==> flow/design.v <==
module UART_Tx
(
   input       i_Clock		,
   input       i_Reset		,	 
   input       i_TX_DV		,
   input [7:0] i_TX_Byte	,
   output reg  o_TX_Serial	,
   output      o_TX_Done
 );
  parameter CLKS_PER_BIT =       5;
  parameter IDLE         =  3'b000;
  parameter TX_START_BIT =  3'b001;
  parameter TX_DATA_BITS =  3'b010;
  parameter TX_STOP_BIT  =  3'b011;
  parameter CLEANUP      =  3'b100;
  reg [ 2:0] r_SM_Main     ;
  reg [12:0] r_Clock_Count ;
  reg [ 2:0] r_Bit_Index   ;
  reg [ 7:0] r_TX_Data     ;
  reg        r_TX_Done     ;
  reg        r_TX_Active   ;
  always @(posedge i_Clock)
  begin
    if (i_Reset)
    begin
      r_SM_Main     <= IDLE;
      r_Clock_Count <= 0;
      r_Bit_Index   <= 0;
      r_TX_Data     <= 0;
      r_TX_Done     <= 1'b0;
      r_TX_Active   <= 1'b0;
      o_TX_Serial   <= 1'b1;
    end
    else
    case (r_SM_Main)
      IDLE :
        begin
          o_TX_Serial   <= 1'b1;          
          r_TX_Done     <= 1'b0;
          r_Clock_Count <= 0;
          r_Bit_Index   <= 0;
          if (i_TX_DV)
          begin
            r_TX_Active <= 1'b1;
            r_TX_Data   <= i_TX_Byte;
            r_SM_Main   <= TX_START_BIT;
          end
          else
            r_SM_Main <= IDLE;
        end  
      TX_START_BIT :
        begin
          o_TX_Serial <= 1'b0;
          if (r_Clock_Count < CLKS_PER_BIT-1)
          begin
            r_Clock_Count <= r_Clock_Count + 1;
            r_SM_Main     <= TX_START_BIT;
          end
          else
          begin
            r_Clock_Count <= 0;
            r_SM_Main     <= TX_DATA_BITS;
          end
        end  
      TX_DATA_BITS :
        begin
          o_TX_Serial <= r_TX_Data[r_Bit_Index];
          if (r_Clock_Count < CLKS_PER_BIT-1)
          begin
            r_Clock_Count <= r_Clock_Count + 1;
            r_SM_Main     <= TX_DATA_BITS;
          end
          else
          begin
            r_Clock_Count <= 0;
            if (r_Bit_Index < 7)
            begin
              r_Bit_Index <= r_Bit_Index + 1;
              r_SM_Main   <= TX_DATA_BITS;
            end
            else
            begin
              r_Bit_Index <= 0;
              r_SM_Main   <= TX_STOP_BIT;
            end
          end
        end  
      TX_STOP_BIT :
        begin
          o_TX_Serial <= 1'b1;
          if (r_Clock_Count < CLKS_PER_BIT-1)
          begin
            r_Clock_Count <= r_Clock_Count + 1;
            r_SM_Main     <= TX_STOP_BIT;
          end
          else
          begin
            r_TX_Done     <= 1'b1;
            r_Clock_Count <= 0;
            r_SM_Main     <= CLEANUP;
            r_TX_Active   <= 1'b0;
          end
        end  
      CLEANUP :
        begin
          r_TX_Done <= 1'b1;
          r_SM_Main <= IDLE;
        end
      default :
        r_SM_Main <= IDLE;
    endcase
  end
  assign o_TX_Done   = r_TX_Done;
endmodule
module hcsr04
(
	input  					clk			,
	input  					rst			,	 
	input  					echoPin		,	 
	output reg 				trigPin		,	 
	output wire [11:0]	o_distance	, 	 
	output reg 				M_end				 
);
localparam [11:0] TRIG_LEN    = 12'd5;      
localparam [11:0] PERIOD      = 12'd3000;   
localparam [11:0] COUNTER_1CM = 12'd4;      
reg [11:0] 	counter			 ;  
reg [11:0]	echoHighCounter ;  
reg [11:0]  distance;
reg [11:0]  cnt_n;
reg [11:0]  dist_n;
reg         mend_n;
always@(posedge clk)
begin
	if (rst)
	begin
		counter         <= 0;
		echoHighCounter <= 0;
		distance        <= 0;
		M_end           <= 0;
		trigPin         <= 0;
	end
	else
	begin
		cnt_n  = counter + 1;
		dist_n = distance;
		mend_n = M_end;
		if(cnt_n <= TRIG_LEN)
			trigPin <= 1;
		else
			trigPin <= 0;
		if(echoPin)
			echoHighCounter <= echoHighCounter + 1;
		else
		begin
			if(echoHighCounter!=0)
			begin
				dist_n = echoHighCounter;
				echoHighCounter <= 0;
				if(dist_n >= 5*COUNTER_1CM && dist_n <= 180*COUNTER_1CM) mend_n = 1;
				else mend_n = 0;
			end
		end
		if(cnt_n == PERIOD)
		begin
			cnt_n  = 0;
			mend_n = 0;
		end
		counter  <= cnt_n;
		distance <= dist_n;
		M_end    <= mend_n;
	end
end
assign o_distance = distance;
endmodule
module PWM_generator
(
	input 					clk	,
	input 					rst	,	 
	input  		[27:0] 	duty	,	 
	output reg 	[ 3:0] 	IN			 
);
reg [12:0] counter;
reg [12:0] cnt_n;
always@(posedge clk)
begin
	if (rst)
	begin
		counter <= 0;
		IN      <= 4'b0000;
	end
	else
	begin
		cnt_n = counter + 1;
		if(cnt_n <= 62*duty[6:0])
			IN[0] <= 1;
		else
			IN[0] <= 0;
		if(cnt_n <= 62*duty[13:7])
			IN[1] <= 1;
		else
			IN[1] <= 0;
		if(cnt_n <= 62*duty[20:14])
			IN[2] <= 1;
		else
			IN[2] <= 0;
		if(cnt_n <= 62*duty[27:21])
			IN[3] <= 1;
		else
			IN[3] <= 0;
		if(cnt_n == 6200)
			counter <= 0;
		else
			counter <= cnt_n;
	end
end
endmodule
module algoritamKretanja
(
	input 				clk,
	input 				rst,		 
	input 		 [11:0] USR,		 
	input 		 [11:0]	USL,		 
	input 		 [11:0]	USM,		 
	input 				endR,		 
	input 				endL,		 
	input 				endM,		 
	output 	reg			TxEnable,	 
	output 	reg [ 7:0] 	TxData,		 
	output 	reg [27:0]	duty,		 
	output 	reg led,
	output 	reg buzzer
);
localparam [16:0] IDLE_WAIT     = 17'd50000;    
localparam [16:0] SENDINIT_WAIT = 17'd105;      
localparam [ 6:0] SENDINIT_MSG2 = 7'd100;       
localparam [ 6:0] SENDINIT_END  = 7'd101;
localparam [16:0] WAIT_LEFT     = 17'd3001;     
localparam [11:0] SEND_PERIOD   = 12'd3000;     
localparam [16:0] straight      = 17'd70500;    
localparam [16:0] turningTime   = 17'd55000;    
localparam [16:0] pause         = 17'd50000;    
localparam [16:0] turnTime      = 17'd80000;    
localparam [16:0] END_BLINK     = 17'd25000;    
localparam [ 5:0] numberOfMeasures = 6'd32;     
localparam        SHIFT         = 2;            
reg [16:0] 	statesCounter 	 ;	 
reg [11:0] 	counterSending 	 ;	 
reg [ 6:0] 	countSendingINIT ;	 
reg [16:0]  countSendingTurns;	 
reg [ 7:0] distanceL ;
reg [ 7:0] distanceD ;
reg [ 7:0] distanceS ;
reg [ 7:0]  initS	 ;		 
reg 		initEnd	 ;		 
reg [ 5:0]  NMeasures;		 
reg [13:0]	sum		 ;		 
reg [ 2:0] 	STATE;
parameter IDLE 				= 3'b000;
parameter INIT 				= 3'b001;
parameter sendingINIT 		= 3'b010;
parameter STRAIGHT 			= 3'b011;
parameter turningRIGHT 		= 3'b100;
parameter turningLEFT		= 3'b101;
parameter TURN 				= 3'b110;
parameter END 				= 3'b111;
parameter initialization 	= 3'd1;
parameter turnedRight 		= 3'd2;
parameter turnedLeft 		= 3'd3;
parameter turned 			= 3'd4;
reg [7:0] turns;	 
reg [7:0] turning;	 
reg [2:0] index;	 
wire rightBigger;
wire leftBigger;
wire centralSmaller9;
wire centralBigger43;
assign rightBigger = distanceD > 21;
assign leftBigger = distanceL > 21;
assign centralBigger43 = distanceS > 43;
assign centralSmaller9 = distanceS <= 9;
reg endR_q, endL_q, endM_q;
reg [ 5:0] nm_n;
reg [ 7:0] ds_n;
reg [13:0] sum_n;
always@(posedge clk)
begin
	if (rst)
	begin
		endR_q    <= 0;
		endL_q    <= 0;
		endM_q    <= 0;
		distanceD <= 0;
		distanceL <= 0;
		distanceS <= 0;
		NMeasures <= 0;
		sum       <= 0;
		initS     <= 0;
		initEnd   <= 0;
	end
	else
	begin
		endR_q <= endR;
		endL_q <= endL;
		endM_q <= endM;
		if (endR && !endR_q)
			distanceD <= USR >> SHIFT;
		if (endL && !endL_q)
			distanceL <= USL >> SHIFT;
		if (endM && !endM_q)
		begin
			if(STATE == INIT)
			begin
				nm_n  = NMeasures + 1;
				ds_n  = USM >> SHIFT;
				sum_n = sum + ds_n;
				NMeasures <= nm_n;
				distanceS <= ds_n;
				sum       <= sum_n;
				if(nm_n == numberOfMeasures)
				begin
					initS   <= sum_n >> 5;	 
					initEnd <= 1;
				end
			end
			else
			begin
				sum       <= 0;
				NMeasures <= 0;
				distanceS <= USM >> SHIFT;
				initEnd   <= 0;
			end
		end
	end
end
reg [16:0] sc_n;
reg [ 2:0] idx_n;
reg [ 7:0] turns_n;
reg [ 7:0] turning_n;
always@(posedge clk)
begin
	if (rst)
	begin
		STATE         <= IDLE;
		duty          <= 28'd0;
		statesCounter <= 0;
		index         <= 0;
		turns         <= 0;
		turning       <= 0;
		led           <= 0;
		buzzer        <= 0;
	end
	else
	begin
		sc_n      = statesCounter;
		idx_n     = index;
		turns_n   = turns;
		turning_n = turning;
		case(STATE)
			IDLE:
			begin
				sc_n = statesCounter + 1;
				duty <= {7'd0, 7'd0, 7'd0, 7'd0};
				if(sc_n == IDLE_WAIT)
				begin
					STATE <= INIT;
					sc_n  = 0;
				end
			end
			INIT:
			begin
				duty <= {7'd0, 7'd0, 7'd0, 7'd0};
				if(initEnd) STATE <= sendingINIT;
			end
			sendingINIT:
			begin
				duty <= {7'd0, 7'd0, 7'd0, 7'd0};
				sc_n = statesCounter + 1;
				if(statesCounter == SENDINIT_WAIT)
				begin
					STATE <= STRAIGHT;
					sc_n  = 0;
				end
			end
			STRAIGHT:
			begin
				if(turning[index]==0)
				begin
					if(!leftBigger && !rightBigger && !centralSmaller9) followLeft;
					else if(leftBigger && centralBigger43 && distanceD > 11 && !rightBigger) STATE <= END;
					else if(leftBigger || rightBigger)
					begin
						if(centralBigger43)		 
						begin
							idx_n = index + 1;
							turning_n[idx_n] = 0;
							turns_n[idx_n] = leftBigger ? 1'b0 : 1'b1;
						end
						STATE <= leftBigger ? turningLEFT : turningRIGHT;
					end
					else if(!leftBigger && !rightBigger && centralSmaller9)
						STATE <= TURN;
				end
				else	 
				begin
					case({rightBigger, leftBigger, centralBigger43})
						3'b110:
						begin
							idx_n = index - 1;
							if(turns[index] == 1)
								STATE <= turningRIGHT;
							else
								STATE <= turningLEFT;
						end
						3'b100: STATE <= turningRIGHT;
						3'b010:
						begin
							sc_n = statesCounter + 1;
							if(sc_n == WAIT_LEFT)
							begin
								STATE <= turningLEFT;
								sc_n  = 0;
							end
						end
						3'b000:
						begin
							if(centralSmaller9) STATE <= TURN;
						end
						3'b101, 3'b001: followLeft;
						3'b011: followRight;
						default: ;
					endcase
				end
			end
			turningLEFT:
			begin
				sc_n = statesCounter + 1;
				if(statesCounter <= straight)
					duty <= {7'd60, 7'd60, 7'd0, 7'd0};
				else if(statesCounter > straight && statesCounter < straight + turningTime)
					duty <= {7'd80, 7'd0, 7'd0, 7'd0};
				else if (statesCounter == straight + turningTime)
				begin
					sc_n  = 0;
					STATE <= IDLE;
					duty  <= {7'd0, 7'd0, 7'd0, 7'd0};
				end
			end
			turningRIGHT:
			begin
				sc_n = statesCounter + 1;
				if(statesCounter <= straight)
					duty <= {7'd60, 7'd60, 7'd0, 7'd0};
				else if(statesCounter > straight && statesCounter < straight + turningTime)
					duty <= {7'd0, 7'd80, 7'd0, 7'd0};
				else if (statesCounter == straight + turningTime)
				begin
					sc_n  = 0;
					STATE <= IDLE;
					duty  <= {7'd0, 7'd0, 7'd0, 7'd0};
				end
			end
			TURN:
			begin
				sc_n = statesCounter + 1;
				if(statesCounter <= pause)
					duty <= {7'd0, 7'd0, 7'd0, 7'd0};
				else if(statesCounter > pause && statesCounter < pause + turnTime)
					duty <= {7'd0, 7'd65, 7'd75, 7'd0};
				else if (statesCounter == pause + turnTime)
				begin
					sc_n  = 0;
					STATE <= IDLE;
					turning_n[index] = 1;
				end
			end
			END:
			begin
				duty <= {7'd0, 7'd0, 7'd0, 7'd0};
				sc_n = statesCounter + 1;
				if(statesCounter == END_BLINK)
				begin
					led    <= !led;
					buzzer <= !buzzer;
					sc_n   = 0;
				end
			end
			default:
				STATE <= IDLE;
		endcase
		statesCounter <= sc_n;
		index         <= idx_n;
		turns         <= turns_n;
		turning       <= turning_n;
	end
end
task followLeft;
	begin
		if(distanceL == 11)	  duty <= {7'd55, 7'd55, 7'd0, 7'd0};
		if(distanceL < 11) 	  duty <= {7'd55, 7'd65, 7'd0, 7'd0};
		else if(distanceL > 11) duty <= {7'd65, 7'd55, 7'd0, 7'd0};
	end
endtask
task followRight;
	begin
		if(distanceD == 11)	  duty <= {7'd55, 7'd55, 7'd0, 7'd0};
		if(distanceD < 11) 	  duty <= {7'd65, 7'd55, 7'd0, 7'd0};
		else if(distanceD > 11) duty <= {7'd55, 7'd65, 7'd0, 7'd0};
	end
endtask
reg [ 6:0] csi_n;
reg [16:0] cst_n;
always@(posedge clk)
begin
	if (rst)
	begin
		TxEnable          <= 0;
		TxData            <= 0;
		counterSending    <= 0;
		countSendingINIT  <= 0;
		countSendingTurns <= 0;
	end
	else
	case(STATE)
		sendingINIT:
		begin
			csi_n = countSendingINIT + 1;
			countSendingINIT <= csi_n;
			if(csi_n == 1)
			begin
				TxData 	<= initialization;
				TxEnable <= 1;
			end
			else if(csi_n == SENDINIT_MSG2)
			begin
				TxData 	<= initS;
				TxEnable <= 1;
			end
			else if(csi_n == SENDINIT_END)
			begin
				TxEnable 		 <= 0;
				counterSending	 <= 0;
			end
			else TxEnable <= 0;
		end
		STRAIGHT:
		begin
			countSendingTurns <= 0;
			if(counterSending == SEND_PERIOD)
			begin
				TxData 			 <= distanceS;
				TxEnable 		 <= 1;
				counterSending	 <= 0;
				countSendingINIT <= 0;
			end
			else
			begin
				counterSending <= counterSending + 1;
				TxEnable <= 0;
			end
		end
		turningLEFT, turningRIGHT:
		begin
			cst_n = countSendingTurns + 1;
			countSendingTurns <= cst_n;
			if(cst_n <= straight)	 
			begin
				if(counterSending == SEND_PERIOD)
				begin
					TxData 			<= distanceS;
					TxEnable 		<= 1;
					counterSending	<= 0;
				end
				else
				begin
					counterSending <= counterSending + 1;
					TxEnable <= 0;
				end
			end
			else
			begin
				if(TxData != ((STATE == turningLEFT) ? turnedLeft : turnedRight))	 
				begin
					TxData 	<= (STATE == turningLEFT) ? turnedLeft : turnedRight;
					TxEnable <= 1;
				end
				else TxEnable <= 0;
			end
		end
		TURN:
		begin
			if(TxData != turned)
			begin
				TxData 	<= turned;
				TxEnable <= 1;
			end
			else TxEnable <= 0;
		end
		default: ;
	endcase
end
endmodule
module labyrinth_car
(
	input  		 clk	,
	input  		 rst	,	 
	input  		 echoR,
	input  		 echoL,
	input  		 echoM,
	output 		 trigR,	 
	output 		 trigL,
	output 		 trigM,
	output 		 Tx	,
	output [3:0] motors_PWM,
	output 		 led,
	output 		 buzzer
);
wire [ 7:0] dataTransmit;
wire 			TxEnable 	;
wire [11:0] distanceR	;
wire [11:0] distanceL	;
wire [11:0] distanceM	;
wire 			endR 			;
wire 			endL			;
wire 			endM			;
wire [27:0]	duty			;
UART_Tx UART_Transmitter(
	.i_Clock(clk)        	,
	.i_Reset(rst)        	,
	.i_TX_DV(TxEnable)     	,
	.i_TX_Byte(dataTransmit),
	.o_TX_Serial(Tx) 		,
	.o_TX_Done()
);
algoritamKretanja AK
(
	.clk(clk)		,
	.rst(rst)		,
	.USR(distanceR),
	.USL(distanceL),
	.USM(distanceM),
	.endR(endR)		,
	.endL(endL)		,
	.endM(endM)		,
	.TxEnable(TxEnable)	,
	.TxData(dataTransmit),
	.duty(duty),
	.led(led),
	.buzzer(buzzer)
);
hcsr04 UltrasonicR
(
	.clk(clk)		,
	.rst(rst)		,
	.echoPin(echoR),
	.trigPin(trigR),
	.o_distance(distanceR),
	.M_end(endR)
);
hcsr04 UltrasonicL
(
	.clk(clk)		,
	.rst(rst)		,
	.echoPin(echoL),
	.trigPin(trigL),
	.o_distance(distanceL),
	.M_end(endL)
);
hcsr04 UltrasonicM
(
	.clk(clk)		,
	.rst(rst)		,
	.echoPin(echoM),
	.trigPin(trigM),
	.o_distance(distanceM),
	.M_end(endM)
);
PWM_generator PWM
(
	.clk(clk)	,
	.rst(rst)	,
	.duty(duty)	,
	.IN(motors_PWM)
);
endmodule
# Tool chain data of labyrinth_car
# The steps from the RTL of labyrinth_car to its reports follow in flow order.
# Line numbers count from 1 in the design file above.
# Operators: Yosys type, input widths -> output width; for muxes data width and select width s.
# Cell names lack the library's common part.
# A cell with n/a has no value.
[setup]
top_module = "labyrinth_car"
clock_port = "clk"
cell_library = "sky130hd"
pvt_corner = "tt_025C_1v80"

# Word level
# Counts by Yosys on the flattened word-level netlist (proc, flatten, opt, wreduce; memories kept). Register bits leave out memories and registers merged into their read ports (data or address). Print and check cells are left out.
[classes]
addsub = 19
eq_ne = 74
mux = 129
reduce_logical = 69
n_logic = 15
compare = 30
mul = 4
shift = 8
[ops]
columns = ["cell", "count"]
rows = [
  ["$mux 28", 15],
  ["$mul 5x7->12 const A", 4],
  ["$mux 17", 12],
  ["$mux 8", 20],
  ["$pmux 28 s5", 1],
  ["$mux 12", 11],
  ["$le 13x32->1", 4],
  ["$pmux 17 s6", 1],
  ["$add 12x1->12 const B", 7],
  ["$mux 3", 27],
  ["$pmux 28 s2", 1],
  ["$eq 12x12->1 const B", 4],
  ["$le 12x10->1 const B", 3],
  ["$le 12x3->1 const B", 3],
  ["$ge 12x5->1 const B", 3],
  ["$reduce_bool 12->1", 3],
  ["$pmux 12 s3", 1],
  ["$add 17x1->17 const B", 2],
  ["$le 17x17->1 const B", 2],
  ["$lt 17x17->1 const B", 2],
  ["$eq 17x17->1 const B", 2],
  ["$pmux 17 s2", 1],
  ["$shift 1x4->8 const A", 4],
  ["$pmux 8 s4", 1],
  ["$add 13x1->13 const B", 2],
  ["$pmux 13 s2", 1],
  ["$ne 2x1->1 const B", 12],
  ["$ne 2x2->1 const B", 12],
]
# Other operator kinds: 77; their cells: 187.
[bits]
regBits = 323
inputBits = 5
wordCells = 396

# Longest topological paths
# Longest topological path by Yosys (ltp), each cell counted once; first at word level (registers and memories cut), then after technology mapping (sequential cells cut; the memories' decode and read muxes count).
[depth]
ltp_word = 12
abc_area = 0
ltp_mapped = 23
mapped_depth_nobuf = 23

# Synthesis result
# The flow's flattened synthesis, as Yosys stat reports it; memories are mapped. The netlist is that of the ABC_AREA named above (0 if unset); the other value can give another one.
# Totals and module areas in this step are rounded.
[synth_totals]
yosys_area_um2 = 20500
seq_area_um2 = 6470
ffs = 323
stdcells = 2453
[by_type]
columns = ["type", "count"]
rows = [
  ["dfxtp_1", 323],
  ["ha_1", 166],
  ["fa_1", 57],
  ["nor2_1", 269],
  ["a21oi_1", 187],
  ["nand2_1", 236],
  ["xnor2_1", 80],
  ["inv_1", 168],
  ["nand3_1", 112],
  ["xor2_1", 53],
  ["mux2i_1", 41],
  ["o21ai_0", 66],
  ["clkbuf_1", 81],
  ["and3_1", 41],
  ["nand4_1", 38],
  ["nor3_1", 47],
  ["a21o_1", 29],
  ["o21a_1", 26],
]
# Other cell types: 80; their cells: 433.
# The figures by module come from a second, unflattened synthesis with its own total; it is not the netlist above.
[hier_totals]
cells_unflattened = 2631
area_unflattened_um2 = 22100
# Each row is one instance without its submodules.
[by_module]
columns = ["mod", "mod_seq_area_um2", "n_inst", "mod_area_um2", "cells"]
rows = [
  ["algoritamKretanja", 3480, 1, 9870, 1217],
  ["hcsr04", 761, 3, 1880, 224],
  ["PWM_generator", 340, 1, 5250, 598],
  ["UART_Tx", 621, 1, 1330, 144],
  ["labyrinth_car", 0.0, 1, 0.0, 0],
]

# Timing after synthesis
# Path of least setup slack by OpenSTA after synthesis, without wires, with an ideal clock, recovery checks aside; 20% of the period is set as input and as output delay. Where synthesis merged equal registers, the netlist keeps one of their names.
[synth_timing]
kind = "register to register"
startpoint = "reg AK.duty[2]"
endpoint = "reg PWM.IN[0]"
launch_ps = 0
path_slack_ps = 5406
driving_pins = 22
path_buffers = 0
t_arrival_ps = 4508
required_ps = 9914
clock_period_ps = 10000
path_delay_ps = 4594
period_less_setup_slack_ps = 4594
# "path_delay_ps" = arrival - input delay + setup time.
# "driving_pins" counts driving pins, that of a launching flip-flop among them; a cell with two outputs on the path counts twice.
# "period_less_setup_slack_ps" = period - worst setup slack (recovery checks aside). The figure is calculated, with input and output delays left at 20% of the set period.
# Between the ends stands the longest chain of elaborated cells between them, by number of cells; it is not shown to be the way that was timed. Of several equally long chains one is given.
# Each line given opens the expression or statement behind the cell; cells for indexed reads and writes are added by Yosys, which also makes memories of some case tables.
# A register here has more assigning lines than the two given.
[synth_between]
cell_sequence = "dfxtp_1 > fa_1 > fa_1 > inv_1 > fa_1 > inv_1 > ha_1 > nor2b_1 > o21ai_0 > a21oi_1 > o21ai_0 > nand2b_1 > a21o_1 > a21oi_1 > xor2_1 > ha_1 > and4_1 > nand4_1 > or3_1 > nand2_1 > a21oi_1 > a211oi_1"
elab_chain_cells = 3
cone_cells = 3
cone_lines = 1
cone_classes = "1 x mul; 1 x compare; 1 x mux"
[synth_lines]
columns = ["item", "line", "text"]
rows = [
  ["start: declaration", 230, "output reg [27:0] duty,"],
  ["start: assignment", 363, "duty <= {7'd0, 7'd0, 7'd0, 7'd0};"],
  ["start: assignment", 372, "duty <= {7'd0, 7'd0, 7'd0, 7'd0};"],
  ["$mul 5x7->12", 195, "if(cnt_n <= 62*duty[6:0])"],
  ["$le 13x32->1", 195, ""],
  ["$mux 1", 195, ""],
  ["end: assignment", 196, "IN[0] <= 1;"],
  ["end: assignment", 198, "IN[0] <= 0;"],
  ["end: declaration", 181, "output reg [ 3:0] IN"],
]

# Timing after layout
# From the final timing report of job 2: the path of least setup slack in the routed layout; clock arrival at registers is part of the times.
# The report prints the path's times to 10 ps; the period is as set.
[layout_timing]
kind = "register to register"
startpoint = "reg AK.duty[2]"
endpoint = "reg PWM.IN[0]"
clock_period_ps = 10000
t_arrival_ps = 5750
path_buffers = 0
required_ps = 10440
path_slack_ps = 4690
launch_ps = 560
driving_pins = 22
# Between the ends stands the longest chain of elaborated cells between them, by number of cells; it is not shown to be the way that was timed. Of several equally long chains one is given.
# A register here has more assigning lines than the two given.
[layout_between]
cell_sequence = "dfxtp_1 > fa_1 > fa_1 > inv_1 > fa_1 > inv_1 > ha_1 > nor2b_1 > o21ai_0 > a21oi_1 > o21ai_0 > nand2b_1 > a21o_1 > a21oi_1 > xor2_1 > ha_1 > and4_1 > nand4_1 > or3_1 > nand2_1 > a21oi_1 > a211oi_1"
elab_chain_cells = 3
cone_cells = 3
cone_lines = 1
cone_classes = "1 x mul; 1 x compare; 1 x mux"
[layout_lines]
columns = ["item", "line", "text"]
rows = [
  ["start: declaration", 230, "output reg [27:0] duty,"],
  ["start: assignment", 363, "duty <= {7'd0, 7'd0, 7'd0, 7'd0};"],
  ["start: assignment", 372, "duty <= {7'd0, 7'd0, 7'd0, 7'd0};"],
  ["$mul 5x7->12", 195, "if(cnt_n <= 62*duty[6:0])"],
  ["$le 13x32->1", 195, ""],
  ["$mux 1", 195, ""],
  ["end: assignment", 196, "IN[0] <= 1;"],
  ["end: assignment", 198, "IN[0] <= 0;"],
  ["end: declaration", 181, "output reg [ 3:0] IN"],
]

Subject: flow runs of labyrinth_car

Hi,

Below are 2 stored runs of the flow (Yosys, OpenROAD; platform sky130hd) on labyrinth_car, each with its settings and what was measured, unordered. Constraints: input delay and output delay 20% of the set period each, output load 0.01 pF.
"achieved_clock_period_ps" is the run's clock period less its worst setup slack. It is reckoned from that one timing run; input and output delays stay at 20% of the period that was set.
"worst_path_allowed_less_slack_ps": the worst setup path's part of the clock period (all of it between registers, 20% less for each end at a port) less its slack. A launch clock that arrives late makes it longer, a capture clock that arrives late makes it shorter.
"worst_path_allowed_less_slack_ps" is known to 10 ps.
Values from the reports are rounded here.

# job 1
==> flow/run.sh <==
#!/bin/bash
# the make line also repeats the synthesis and layout settings of config.mk as NAME=value (left out here)
make -C /OpenROAD-flow-scripts/flow DESIGN_CONFIG=/design/flow/config.mk WORK_HOME=/design/flow/orfs CLKGATE_MAP_FILE= finish
==> flow/config.mk <==
export PLATFORM = sky130hd
export DESIGN_NAME = labyrinth_car
export DESIGN_NICKNAME = labyrinth_car
export VERILOG_FILES = /design/flow/design.v
export SDC_FILE = /design/flow/constraint.sdc
export NUM_CORES = 4
export LEC_CHECK = 0
export ABC_AREA = 1
export CAP_MARGIN = 35
export CELL_PAD_IN_SITES_DETAIL_PLACEMENT = 1
export CELL_PAD_IN_SITES_GLOBAL_PLACEMENT = 2
export CORE_ASPECT_RATIO = 0.87
export CORE_MARGIN = 7
export CORE_UTILIZATION = 50
export GPL_ROUTABILITY_DRIVEN = 1
export GPL_TIMING_DRIVEN = 0
export PLACE_DENSITY_LB_ADDON = 0.25
export SLEW_MARGIN = 20
==> flow/constraint.sdc <==
create_clock -name core_clock -period 10.0 [get_ports {clk}]
set_input_delay 2.0000 -clock core_clock [delete_from_list [all_inputs] [get_ports {clk}]]
set_output_delay 2.0000 -clock core_clock [all_outputs]
set_load 0.01 [all_outputs]

==> job 1: results <==
outcome="no results, placement failed with FLW-0024"

# job 2
==> flow/run.sh <==
#!/bin/bash
# the make line also repeats the synthesis and layout settings of config.mk as NAME=value (left out here)
make -C /OpenROAD-flow-scripts/flow DESIGN_CONFIG=/design/flow/config.mk WORK_HOME=/design/flow/orfs CLKGATE_MAP_FILE= finish
==> flow/config.mk <==
export PLATFORM = sky130hd
export DESIGN_NAME = labyrinth_car
export DESIGN_NICKNAME = labyrinth_car
export VERILOG_FILES = /design/flow/design.v
export SDC_FILE = /design/flow/constraint.sdc
export NUM_CORES = 4
export LEC_CHECK = 0
export CAP_MARGIN = 25
export CELL_PAD_IN_SITES_DETAIL_PLACEMENT = 1
export CORE_MARGIN = 7
export CORE_UTILIZATION = 40
export GPL_ROUTABILITY_DRIVEN = 0
export GPL_TIMING_DRIVEN = 0
export PLACE_DENSITY_LB_ADDON = 0.25
export SLEW_MARGIN = 20
==> flow/constraint.sdc <==
create_clock -name core_clock -period 10.0 [get_ports {clk}]
set_input_delay 2.0000 -clock core_clock [delete_from_list [all_inputs] [get_ports {clk}]]
set_output_delay 2.0000 -clock core_clock [all_outputs]
set_load 0.01 [all_outputs]

==> job 2: results <==
cell_area_final_um2=22700
die_area_um2=57700
tns_ps=0
achieved_clock_period_ps=5311
synth_chip_area_um2=20500
worst_path_allowed_less_slack_ps=5310
timing.worst_path_kind="register to register"
timing.setup.ws_ps=4690

Regards
